==> flow/design.v <==
module incrementerby4(clk, en, rst, ld, ld_data, out);
    input clk, en, rst, ld;
    output reg [7:0] out;
    input [7:0] ld_data;
    always @(posedge clk) begin
        if (rst) begin
            out <= ld_data;
        end
        else if (ld) begin
            out <= ld_data;
        end 
        else if (en) begin
            out <= out + 4;
        end
    end
endmodule
module adder (a, b, out);
    input [7:0] a, b;
    output [7:0] out;
    assign out = a + b;    
endmodule
module adder12 (a, b, out);
    input [11:0] a, b;
    output [11:0] out;
    assign out = a + b;    
endmodule
module buffer_4 (clk, wr_en, wr_adr, wr_data, rd_adr, rd_data);
    parameter SIZE = 16;
    input clk, wr_en;
    input [7:0] wr_adr, rd_adr;
    input [31:0] wr_data;
    output [7:0] rd_data;
    reg [7:0] mem [0:SIZE-1];
    assign rd_data = mem[rd_adr];
    always @(posedge clk) begin
        if (wr_en) begin
            mem[wr_adr] <= wr_data[31 : 24];
            mem[wr_adr + 1] <= wr_data[23 : 16];
            mem[wr_adr + 2] <= wr_data[15 : 8];
            mem[wr_adr + 3] <= wr_data[7 : 0];
        end
    end
endmodule
module buffer_8 (clk, wr_en, wr_adr, wr_data, rd_adr, rd_data);
    parameter SIZE = 64;
    input clk, wr_en;
    input [7:0] wr_adr, rd_adr;
    input [31:0] wr_data;
    output [31:0] rd_data;
    reg [7:0] mem [0:SIZE-1];
    assign rd_data = {mem[rd_adr], mem[rd_adr + 1], mem[rd_adr + 2], mem[rd_adr + 3]};
    always @(posedge clk) begin
        if (wr_en) begin
            mem[wr_adr] <= wr_data[31 : 24];
            mem[wr_adr + 1] <= wr_data[23 : 16];
            mem[wr_adr + 2] <= wr_data[15 : 8];
            mem[wr_adr + 3] <= wr_data[7 : 0];
        end
    end
endmodule
module counter #(parameter MAX_COUNT = 16)(clk, rst, en, carry, count);
    input clk, rst, en;
    output reg carry;
    output reg [7:0] count;
    always @(posedge clk) begin
        if (rst) begin
            count <= 0;
        end
        else if (en) begin
            if (count == MAX_COUNT - 1) begin
                count <= 0;
            end
            else begin
                count <= count + 1;
            end
        end
    end
    assign carry = (count == MAX_COUNT - 1);
endmodule
module decoder (a, out);
    parameter N = 4;
    input [7:0] a;
    output reg [N-1:0] out;
    reg [N-1:0] i;
    always @(*) begin
        for (i = 0; i < N; i = i + 1) begin
            if (i == a) begin
                out[i] = 1;
            end
            else begin
                out[i] = 0;
            end
        end
    end
endmodule
module multiplier (a, b, out);
    input [7:0] a, b;
    wire [15:0] result;
    assign result = a * b;
    output [7:0] out;
    assign out = {result[15:8]};
endmodule
module mux2_1 (a, b, sel, out);
    input [7:0] a, b;
    input sel;
    output [7:0] out;
    assign out = sel ? a : b;
endmodule
module register1word(clk, en, rst, write_data, out);
    input clk, en, rst;
    input [11:0] write_data;
    output reg [11:0] out;
    always @(posedge clk) begin
        if (rst) begin
            out <= 0;
        end else if (en) begin
            out <= write_data;
        end
    end
endmodule
module register4word(clk, en, rst, addr, write_data, out);
    input clk, en, rst;
    input [7:0] addr;
    input [7:0] write_data;
    reg [7:0] data [0:3];
    output [31:0] out;
    always @(posedge clk) begin
        if (rst) begin
            data[0] <= 0;
            data[1] <= 0;
            data[2] <= 0;
            data[3] <= 0;
        end 
        else if (en) begin
            data[addr] <= write_data;
        end
    end
    assign out = {data[0], data[1], data[2], data[3]};
endmodule
module mac (clk, rst, rst_acc, acc_en, img_pixel, filter_value, out);
    input clk, rst, rst_acc, acc_en;
    input [7:0] img_pixel, filter_value;
    output [7:0] out;
    wire [11:0] acc_out, acc_in;
    wire [7:0] mult_res;
    multiplier mult(img_pixel, filter_value, mult_res);
    adder12 addr4({4'b0000, mult_res}, acc_out, acc_in);
    register1word acc(clk, acc_en, rst | rst_acc, acc_in, acc_out);
    assign out = acc_out[11:4];
endmodule
module PE (clk, rst, rst_acc, rst_res_reg, res_buffer_en, acc_en,
           img_pixel, filter_value, res_index, out);
    input clk, rst, rst_acc, rst_res_reg, acc_en, res_buffer_en;
    input [7:0] img_pixel, filter_value, res_index;
    output [31:0] out;
    wire [7:0] mac_out;
    mac mac1 (clk, rst, rst_acc, acc_en, img_pixel, filter_value, mac_out);
    register4word res_buffer(clk, res_buffer_en, rst | rst_res_reg, res_index, mac_out, out);
endmodule
module controller(clk, reset, start, co_cntr16_img, co_cntr4_filter, co_cntr_filters,
                 co_cntr43, co_row_cntr, co_col_cntr, co_cntr16, co_cntr_reg4, co_cntr13, cntr43_res,
                 rst, rst_acc, rst_res_reg, mem_en, cntr16_img_en, cntr_filters_en, cntr4_filter_en, wr_file, adr_sel, mem_offset_sel, filter_wr_en,
                 img_wr_en, row_cntr_en, col_cntr_en, cntr43_en, cntr16_en, img_slice_en, acc_en, cntr_reg4_en, res_buffer_en,
                 cntr13_en, inc_en, inc_ld, done);
    input clk, reset, start;
    output reg rst, mem_en, cntr16_img_en, cntr_filters_en, cntr4_filter_en, adr_sel, filter_wr_en, wr_file;
    output reg img_wr_en, row_cntr_en, col_cntr_en, cntr43_en, cntr16_en, img_slice_en, acc_en, cntr_reg4_en, res_buffer_en;
    output reg cntr13_en, inc_en, inc_ld, done, rst_acc, rst_res_reg;
    output reg[1:0] mem_offset_sel;
    input co_cntr16_img, co_cntr4_filter, co_cntr_filters, co_cntr43, co_row_cntr, co_col_cntr, co_cntr16, co_cntr_reg4, co_cntr13;
    input [7:0] cntr43_res;
    reg[3:0] ns;
    reg[3:0] ps;
    always @(*) begin
        case(ps)
            4'b0000:   ns <= ~start ? 4'b0000 : 4'b0001;
            4'b0001:   ns <= start ? 4'b0001 : 4'b0010;
            4'b0010:   ns <= ~co_cntr4_filter ? 4'b0010 : 4'b1011;
            4'b1011:   ns <= ~co_cntr_filters ? 4'b0010 : 4'b0011;
            4'b0011:   ns <= ~co_cntr16_img ? 4'b0011 : 4'b0100;
            4'b0100:   ns <= ~co_row_cntr ? 4'b0100 : 4'b0101;
            4'b0101:   ns <= ~co_cntr16 ? 4'b0101 : 4'b0110;
            4'b0110 :  ns <= (cntr43_res == 42 || co_cntr_reg4) ? 4'b0111 : 4'b1010;
            4'b0111 : ns <= co_cntr43 ? 4'b1001 : 4'b1010;
            4'b1010 : ns <= ~co_cntr13 ? 4'b0100 : 4'b1000;
            4'b1000 : ns <= 4'b0011; 
            4'b1001: ns <= 4'b0000;
            default: ns <= 4'b0000;
        endcase
    end
    always @(*) begin
        {rst, mem_en, cntr16_img_en, cntr_filters_en, cntr4_filter_en, adr_sel, filter_wr_en,
        img_wr_en, row_cntr_en, col_cntr_en, cntr43_en, cntr16_en, img_slice_en, acc_en,
        cntr_reg4_en, res_buffer_en, cntr13_en, inc_en, inc_ld, done, mem_offset_sel, wr_file, rst_acc, rst_res_reg} = 0;
        case(ps)
            4'b0001:begin  rst = 1; inc_ld = 1;   end
            4'b0010: begin cntr4_filter_en = 1; adr_sel = 1; filter_wr_en = 1; mem_offset_sel = 0; end
            4'b0011 : begin  cntr16_img_en = 1; img_wr_en = 1; mem_offset_sel = 1;  end
            4'b1011: begin cntr_filters_en = 1; end
            4'b0100: begin row_cntr_en = 1; img_slice_en = 1; end
            4'b0101: begin acc_en = 1; cntr16_en = 1; end
            4'b0110: begin cntr_reg4_en = 1; res_buffer_en = 1; rst_acc = 1;end
            4'b0111: begin mem_en = 1; cntr43_en = 1; mem_offset_sel = 2; rst_res_reg = 1; end
            4'b1010: begin col_cntr_en = 1; cntr13_en = 1; end
            4'b1000: begin inc_en = 1; end
            4'b1001: begin done = 1; wr_file = 1; end
        endcase
    end
    always @(posedge clk) begin
         if (reset)
             ps <= 4'b0000;
         else
             ps <= ns;
     end
endmodule
module datapath(clk, rst, x, y, z, rst_acc, rst_res_reg, mem_en, cntr16_img_en, cntr_filters_en,
          cntr4_filter_en, filter_wr_en, img_wr_en, cntr43_en, row_cntr_en,
          col_cntr_en, cntr16_en, img_slice_en, acc_en, cntr_reg4_en, res_buffer_en, cntr13_en,
          inc_en, inc_ld, wr_file, adr_sel, mem_offset_sel, co_cntr16_img,
          co_cntr4_filter, co_cntr_filters, co_cntr43, co_row_cntr, co_col_cntr, co_cntr16, co_cntr_reg4, co_cntr13, cntr43_res,
          mem_rd_adr, mem_rd_data, out_we, out_adr, out_data);
    parameter NUM_FILTERS = 4;
    input clk, rst, mem_en, cntr16_img_en, cntr_filters_en, cntr4_filter_en, adr_sel, filter_wr_en, wr_file;
    input img_wr_en, row_cntr_en, col_cntr_en, cntr43_en, cntr16_en, img_slice_en, acc_en, cntr_reg4_en, res_buffer_en;
    input cntr13_en, inc_en, inc_ld, rst_acc, rst_res_reg;
    input [1:0] mem_offset_sel;
    input [7:0] x,y,z;
    output co_cntr16_img, co_cntr4_filter, co_cntr_filters, co_cntr43, co_row_cntr, co_col_cntr, co_cntr16, co_cntr_reg4, co_cntr13;
    output [7:0] cntr43_res;
    output [7:0] mem_rd_adr;
    input [31:0] mem_rd_data;
    output out_we;
    output [7:0] out_adr;
    output [32*NUM_FILTERS-1:0] out_data;
    wire[NUM_FILTERS - 1: 0] filters_wr_en;
    wire [7:0] mem_wr_adr, mem_offset_out, cntr4_filter_res, cntr16_img_res, mem_cntr_res;
    wire [7:0] img_rd_adr, row_cntr_res, col_cntr_res, cntr16_res, img_slice_rd_data;
    wire [7:0] mult_res, cntr_reg4_res, cntr13_res, x_offset;
    wire [31:0] img_rd_data;
    wire [7:0] filters_rd_data[0:NUM_FILTERS-1], filter_adr, cntr_filters_res, mem_filter_adr;
    assign out_we = mem_en;
    assign out_adr = mem_wr_adr;
    assign mem_offset_out = (mem_offset_sel == 0) ? y :
                            (mem_offset_sel == 1) ? x_offset :
                            (mem_offset_sel == 2) ? z : 0;
    counter #(NUM_FILTERS) cntr_filters(clk, rst, cntr_filters_en, co_cntr_filters, cntr_filters_res);
    decoder #(NUM_FILTERS) dcdr(cntr_filters_res, filters_wr_en);
    counter #(4) cntr4_filter (clk, rst, cntr4_filter_en, co_cntr4_filter, cntr4_filter_res);
    counter #(16) cntr16_img (clk, rst, cntr16_img_en, co_cntr16_img, cntr16_img_res);
    mux2_1 mux(mem_filter_adr, cntr16_img_res, adr_sel, mem_cntr_res);
    adder addr1(mem_offset_out, mem_cntr_res, mem_rd_adr);
    adder addr5(cntr4_filter_res, cntr_filters_res << 2, mem_filter_adr);
    genvar i;
    generate
        for (i = 0; i < NUM_FILTERS; i = i + 1) begin : gen_filters
            buffer_4 filter_buffer(clk, filters_wr_en[i] & filter_wr_en, cntr4_filter_res << 2, mem_rd_data, cntr16_res, filters_rd_data[i]);
            PE pe(clk, rst, rst_acc, rst_res_reg, res_buffer_en, acc_en,
                  img_slice_rd_data, filters_rd_data[i], cntr_reg4_res, out_data[32*i +: 32]);
        end
    endgenerate
    buffer_8 img_buffer(clk, img_wr_en, cntr16_img_res << 2, mem_rd_data, img_rd_adr, img_rd_data);
    counter #(43) cntr43 (clk, rst, cntr43_en, co_cntr43, cntr43_res);
    adder addr2(cntr43_res, mem_offset_out, mem_wr_adr);
    counter #(4) row_cntr (clk, rst, row_cntr_en, co_row_cntr, row_cntr_res);
    counter #(13) col_cntr (clk, rst, col_cntr_en, co_col_cntr, col_cntr_res);
    adder addr3(row_cntr_res << 4, col_cntr_res, img_rd_adr);
    counter #(16) cntr16 (clk, rst, cntr16_en, co_cntr16, cntr16_res);
    buffer_4 img_slice(clk, img_slice_en, row_cntr_res << 2, img_rd_data, cntr16_res, img_slice_rd_data);
    counter #(4) cntr_reg4 (clk, rst, cntr_reg4_en, co_cntr_reg4, cntr_reg4_res);
    counter #(13) cntr13 (clk, rst, cntr13_en, co_cntr13, cntr13_res);
    incrementerby4 inc(clk, inc_en, rst, inc_ld, x, x_offset);
endmodule
module convolution(clk, reset, start, x, y, z, done, mem_rd_adr, mem_rd_data, out_we, out_adr, out_data);
    parameter NUM_FILTERS = 4;
    input clk, reset, start;
    output [7:0] mem_rd_adr;
    input [31:0] mem_rd_data;
    output out_we;
    output [7:0] out_adr;
    output [32*NUM_FILTERS-1:0] out_data;
    input [7:0] x, y, z;
    output done;
    wire rst, rst_acc, mem_en, cntr16_img_en, cntr_filters_en, cntr4_filter_en, adr_sel, filter_wr_en, rst_res_reg;
    wire img_wr_en, row_cntr_en, col_cntr_en, cntr43_en, cntr16_en, img_slice_en, acc_en, cntr_reg4_en, res_buffer_en;
    wire cntr13_en, inc_en, inc_ld, wr_file;
    wire [1:0] mem_offset_sel;
    wire co_cntr16_img, co_cntr4_filter, co_cntr_filters, co_cntr43, co_row_cntr, co_col_cntr, co_cntr16, co_cntr_reg4, co_cntr13;
    wire [7:0] cntr43_res;
    datapath #(NUM_FILTERS) dp(clk, rst, x, y, z, rst_acc, rst_res_reg, mem_en, cntr16_img_en, cntr_filters_en, cntr4_filter_en, filter_wr_en, img_wr_en, cntr43_en, row_cntr_en,
          col_cntr_en, cntr16_en, img_slice_en, acc_en, cntr_reg4_en, res_buffer_en, cntr13_en,
          inc_en, inc_ld, wr_file, adr_sel, mem_offset_sel, co_cntr16_img,
          co_cntr4_filter, co_cntr_filters, co_cntr43, co_row_cntr, co_col_cntr, co_cntr16, co_cntr_reg4, co_cntr13, cntr43_res,
          mem_rd_adr, mem_rd_data, out_we, out_adr, out_data);
    controller cu(clk, reset, start, co_cntr16_img, co_cntr4_filter, co_cntr_filters, co_cntr43, co_row_cntr, co_col_cntr,
                 co_cntr16, co_cntr_reg4, co_cntr13, cntr43_res,
                 rst, rst_acc, rst_res_reg, mem_en, cntr16_img_en, cntr_filters_en, cntr4_filter_en, wr_file, adr_sel, mem_offset_sel, filter_wr_en,
                 img_wr_en, row_cntr_en, col_cntr_en, cntr43_en, cntr16_en, img_slice_en, acc_en, cntr_reg4_en, res_buffer_en,
                 cntr13_en, inc_en, inc_ld, done);
endmodule
# ---- Reports on convolution
# What the tools print for convolution, step after step.
# Line numbers count from 1 in the design file above.
# Operators: Yosys type, input widths -> output width; for muxes data width and select width s.
# Cell names lack the library's common part.
# The mark n/a stands for no value.
dict set report design {
  top_module {convolution}
  clock_port {clk}
  library {sky130hd}
  pvt_corner {tt_025C_1v80}
}

# ---- Elaborated design
# Counts by Yosys on the flattened word-level netlist (proc, flatten, opt, wreduce; memories kept). Print and check cells are left out.
# Memory sizes are those after Yosys's memory passes, which may raise the word count (mostly to a power of two), join words into wider ones and drop unused or constant bits.
dict set report bits {
  register_bits 132
  ramBits 1280
  rom_bits 400
  memories 11
  output_inout_bits 146
}
dict set report op_classes {
  addsub 30
  multipliers 4
  n_eq 24
  muxes 121
  logic 6
  reduce_and_logical 9
}
# memory size width line_no
set memory_table {}
lappend memory_table {dp.img_buffer.mem 64 8 50} ;# reg [7:0] mem [0:SIZE-1];
lappend memory_table {{(no name shown)} 16 25 195} ;# case(ps)
lappend memory_table {dp.gen_filters[0].filter_buffer.mem 16 8 33} ;# reg [7:0] mem [0:SIZE-1];
lappend memory_table {dp.gen_filters[1].filter_buffer.mem 16 8 33}
lappend memory_table {dp.gen_filters[2].filter_buffer.mem 16 8 33}
lappend memory_table {dp.gen_filters[3].filter_buffer.mem 16 8 33}
# Memories not listed: 5.
# cell count
set ops {}
lappend ops {{$mul 8x8->16} 4}
lappend ops {{$mux 8} 52}
lappend ops {{$mux 4} 34}
lappend ops {{$add 8x1->8 const B} 9}
lappend ops {{$add 8x12->12} 4}
lappend ops {{$pmux 4 s11} 1}
lappend ops {{$eq 8x2->1 const B} 4}
lappend ops {{$eq 8x4->1 const B} 4}
lappend ops {{$reduce_or 8->1} 4}
lappend ops {{$add 6x2->6 const B} 4}
lappend ops {{$add 8x8->8} 3}
lappend ops {{$mux 6} 4}
lappend ops {{$mux 1} 20}
lappend ops {{$mux 2} 9}
lappend ops {{$eq 2x8->1 const A} 2}
lappend ops {{$add 4x2->4 const B} 4}
lappend ops {{$eq 4x3->1 const B} 4}
lappend ops {{$eq 4x4->1 const B} 3}
lappend ops {{$add 6x1->6 const B} 2}
lappend ops {{$eq 1x8->1 const A} 1}
lappend ops {{$add 4x1->4 const B} 2}
lappend ops {{$eq 4x2->1 const B} 2}
lappend ops {{$add 8x3->8 const B} 1}
lappend ops {{$eq 8x6->1 const B} 1}
lappend ops {{$logic_not 8->1} 1}
lappend ops {{$add 6x6->6} 1}
lappend ops {{$and 1x1->1} 4}
lappend ops {{$eq 4x1->1 const B} 1}
# Other operator kinds: 8; their cells: 9.

# ---- Depth
# Depth = most cells in a row (Yosys ltp): at word level without a register or memory, in the mapped netlist without a sequential cell, where the memories' decode and read muxes count.
dict set report depth {
  ltp_word 5
  ABC_AREA 0
  depth_mapped 39
  mapped_depth_nobuf 32
}

# ---- Synthesis result
# The flow's flattened synthesis, as Yosys stat reports it; memories are mapped. The netlist is that of the ABC_AREA named above (0 if unset); the other value can give another one.
# Totals and module areas in this step are rounded.
# type count
set by_type {}
lappend by_type {edfxtp_1 1288}
lappend by_type {mux4_2 806}
lappend by_type {fa_1 147}
lappend by_type {dfxtp_1 139}
lappend by_type {ha_1 213}
lappend by_type {nor2_1 386}
lappend by_type {mux2i_1 81}
lappend by_type {inv_1 211}
lappend by_type {xnor2_1 90}
lappend by_type {nand2_1 203}
lappend by_type {clkbuf_1 185}
lappend by_type {and2_1 103}
lappend by_type {xor2_1 60}
lappend by_type {a21oi_1 95}
lappend by_type {and3_1 63}
lappend by_type {or2_2 50}
lappend by_type {nand3_1 59}
lappend by_type {o21ai_0 58}
# Not listed: further types 53, cells in them 401.
dict set report mapped {
  mapped_cells 4638
  mapped_area_um2 76100
  seqArea_um2 41500
  ffs 1427
}
# The figures by module come from a second, unflattened synthesis with its own total; it is not the netlist above.
dict set report unflattened {
  hier_cells 11758
  area_unflattened_um2 118000
}
# Rows give one instance, submodules left out.
# mod instances cells mod_area_um2 seq_area_um2
set by_module {}
lappend by_module {buffer_8 1 4854 48900 15400}
lappend by_module {buffer_4 5 911 9240 3840}
lappend by_module {multiplier 4 237 2020 0.0}
lappend by_module {register4word 4 74 1260 961}
lappend by_module {adder12 4 59 503 0.0}
lappend by_module {register1word 4 38 420 240}
lappend by_module {{counter #(MAX_COUNT=4)} 4 41 374 160}
lappend by_module {adder 4 42 332 0.0}
lappend by_module {controller 1 90 936 300}
lappend by_module {{counter #(MAX_COUNT=13)} 2 41 385 160}
lappend by_module {{counter #(MAX_COUNT=16)} 2 42 385 160}
lappend by_module {incrementerby4 1 33 394 240}
lappend by_module {{counter #(MAX_COUNT=43)} 1 41 384 160}
lappend by_module {{datapath #(NUM_FILTERS=4)} 1 26 234 0.0}
# Further modules, not shown: 5.

# ---- Worst setup path after synthesis
# Path of least setup slack by OpenSTA after synthesis, without wires, with an ideal clock, recovery checks aside; 20% of the period is set as input and as output delay. Where synthesis merged equal registers, the netlist keeps one of their names.
dict set report synth_timing {
  path_kind {register to register}
  start {register (name not given)}
  end {register dp.gen_filters[3].pe.mac1.acc.out[8]}
  tclk_ps 9000
  setup_ps 128
  t_first_pin_ps 0
  arrival_ps 7983
  setup_slack_ps 889
  path_delay_ps 8111
  path_stages 38
  n_path_buf 7
  synth_period_reached_ps 8111
}
# "path_delay_ps" = arrival - input delay + setup time.
# "path_stages": output pins that drive a net of the path, with the launching flip-flop's if there is one; two outputs of one cell count as two.
# "synth_period_reached_ps" = period - worst setup slack (recovery checks aside). The figure is calculated, with input and output delays left at 20% of the set period.
dict set report synth_between {
  path_cell_list {dfxtp_1 buf_6 buf_6 buf_6 buf_6 buf_2 buf_2 mux4_2 nand2_1 nand2_1 o21ai_1 clkbuf_1 nor2_1 fa_1 inv_1 fa_1 fa_1 fa_1 (+2 left out) nand3_1 or4_1 a2111o_1 nand2_1 a21oi_1 xnor2_1 ha_1 inv_1 fa_1 nor2b_1 o21ai_0 a21boi_0 o21ai_0 a21boi_0 o21ai_0 a21oi_1 xnor2_1 nor2_1}
}
# element line_no
set synth_lines {}
lappend synth_lines {{end, assigned} 115} ;# out <= 0;
lappend synth_lines {{end, assigned} 117} ;# out <= write_data;
lappend synth_lines {{end, declared} 112} ;# output reg [11:0] out;
# No chain of elaborated cells between the ends is given.

# ---- Path in the finished layout
# From the final timing report of flow run A: the path of least setup slack in the routed layout; clock arrival at registers is part of the times.
# The path's times are printed in steps of 10 ps; the period is the one set.
dict set report layout_timing {
  path_kind {register to register}
  start {register (name not given)}
  end {register dp.gen_filters[3].pe.mac1.acc.out[8]}
  tclk_ps 10500
  setup_ps 100
  t_first_pin_ps 770
  arrival_ps 8380
  setup_slack_ps 2790
  path_stages 37
  n_path_buf 9
}
dict set report layout_between {
  path_cell_list {dfxtp_2 buf_12 buf_12 buf_12 buf_12 buf_12 buf_4 mux4_2 nand2_1 nand3_2 o21ai_4 buf_4 clkbuf_8 or2_2 fa_1 inv_1 fa_1 ha_1 fa_1 ha_4 nand3_2 or4_1 a2111o_1 a21oi_2 a21o_1 a211oi_2 nor3_2 ha_1 buf_4 o21ai_2 a21boi_2 o21ai_2 a21boi_2 o21ai_2 a21oi_2 xnor2_1 nor2_1}
}
# element line_no
set layout_lines {}
lappend layout_lines {{end, assigned} 115} ;# out <= 0;
lappend layout_lines {{end, assigned} 117} ;# out <= write_data;
lappend layout_lines {{end, declared} 112} ;# output reg [11:0] out;
# No chain of elaborated cells between the ends is given.

## Implementation results

Measured data: module convolution, platform sky130hd, 2 stored runs of the flow under differing settings, order arbitrary. Input and output delays are each 20% of the period that was set; the output load is 0.01 pF.
"period_less_ws_ps" is the run's clock period less its worst setup slack. It is reckoned from that one timing run; input and output delays stay at 20% of the period that was set.
"power_uw": no workload was simulated; the value follows from the tool's default switching activity.
Values from the reports are rounded here.

[flow] flow run A: files
==> flow/run.sh <==
#!/bin/bash
# the make line also repeats the synthesis and layout settings of config.mk as NAME=value (left out here)
make -C /OpenROAD-flow-scripts/flow DESIGN_CONFIG=/design/flow/config.mk WORK_HOME=/design/flow/orfs CLKGATE_MAP_FILE= finish
==> flow/config.mk <==
export PLATFORM = sky130hd
export DESIGN_NAME = convolution
export DESIGN_NICKNAME = convolution
export VERILOG_FILES = /design/flow/design.v
export SDC_FILE = /design/flow/constraint.sdc
export NUM_CORES = 4
export LEC_CHECK = 0
export CAP_MARGIN = 20
export CORE_MARGIN = 9
export CORE_UTILIZATION = 43
export CTS_CLUSTER_DIAMETER = 149
export CTS_CLUSTER_SIZE = 77
export GPL_TIMING_DRIVEN = 0
export MAX_ROUTING_LAYER = met4
export MIN_ROUTING_LAYER = met1
export SETUP_SLACK_MARGIN = 2.71
export SLEW_MARGIN = 20
==> flow/constraint.sdc <==
create_clock -name core_clock -period 10.5 [get_ports {clk}]
set_input_delay 2.1000 -clock core_clock [delete_from_list [all_inputs] [get_ports {clk}]]
set_output_delay 2.1000 -clock core_clock [all_outputs]
set_load 0.01 [all_outputs]

[flow] flow run A: metrics
[metrics] yosys_chip_area_um2 = 76100
[metrics] die_footprint_um2 = 193000
[metrics] utilization_pct = 49.0
[metrics] setup_worst_slack_ps = 2790
[metrics] tns_ps = 0
[metrics] hold_ws_ps = 507
[metrics] power_uw = 9060
[metrics] period_less_ws_ps = 7708

[flow] flow run B: files
==> flow/run.sh <==
#!/bin/bash
# the make line also repeats the synthesis and layout settings of config.mk as NAME=value (left out here)
make -C /OpenROAD-flow-scripts/flow DESIGN_CONFIG=/design/flow/config.mk WORK_HOME=/design/flow/orfs CLKGATE_MAP_FILE= finish
==> flow/config.mk <==
export PLATFORM = sky130hd
export DESIGN_NAME = convolution
export DESIGN_NICKNAME = convolution
export VERILOG_FILES = /design/flow/design.v
export SDC_FILE = /design/flow/constraint.sdc
export NUM_CORES = 4
export LEC_CHECK = 0
export ABC_AREA = 0
export CAP_MARGIN = 25
export CELL_PAD_IN_SITES_DETAIL_PLACEMENT = 2
export CELL_PAD_IN_SITES_GLOBAL_PLACEMENT = 1
export CORE_MARGIN = 4
export CORE_UTILIZATION = 38
export CTS_CLUSTER_DIAMETER = 218
export CTS_CLUSTER_SIZE = 90
export GPL_TIMING_DRIVEN = 0
export MAX_ROUTING_LAYER = met5
export PLACE_DENSITY_LB_ADDON = 0.11
export SLEW_MARGIN = 20
==> flow/constraint.sdc <==
create_clock -name core_clock -period 8.6 [get_ports {clk}]
set_input_delay 1.7200 -clock core_clock [delete_from_list [all_inputs] [get_ports {clk}]]
set_output_delay 1.7200 -clock core_clock [all_outputs]
set_load 0.01 [all_outputs]

[flow] flow run B: metrics
[metrics] yosys_chip_area_um2 = 76100
[metrics] die_footprint_um2 = 208000
[metrics] utilization_pct = 42.8
[metrics] setup_worst_slack_ps = 377
[metrics] tns_ps = 0
[metrics] hold_ws_ps = 525
[metrics] power_uw = 10700
[metrics] period_less_ws_ps = 8223
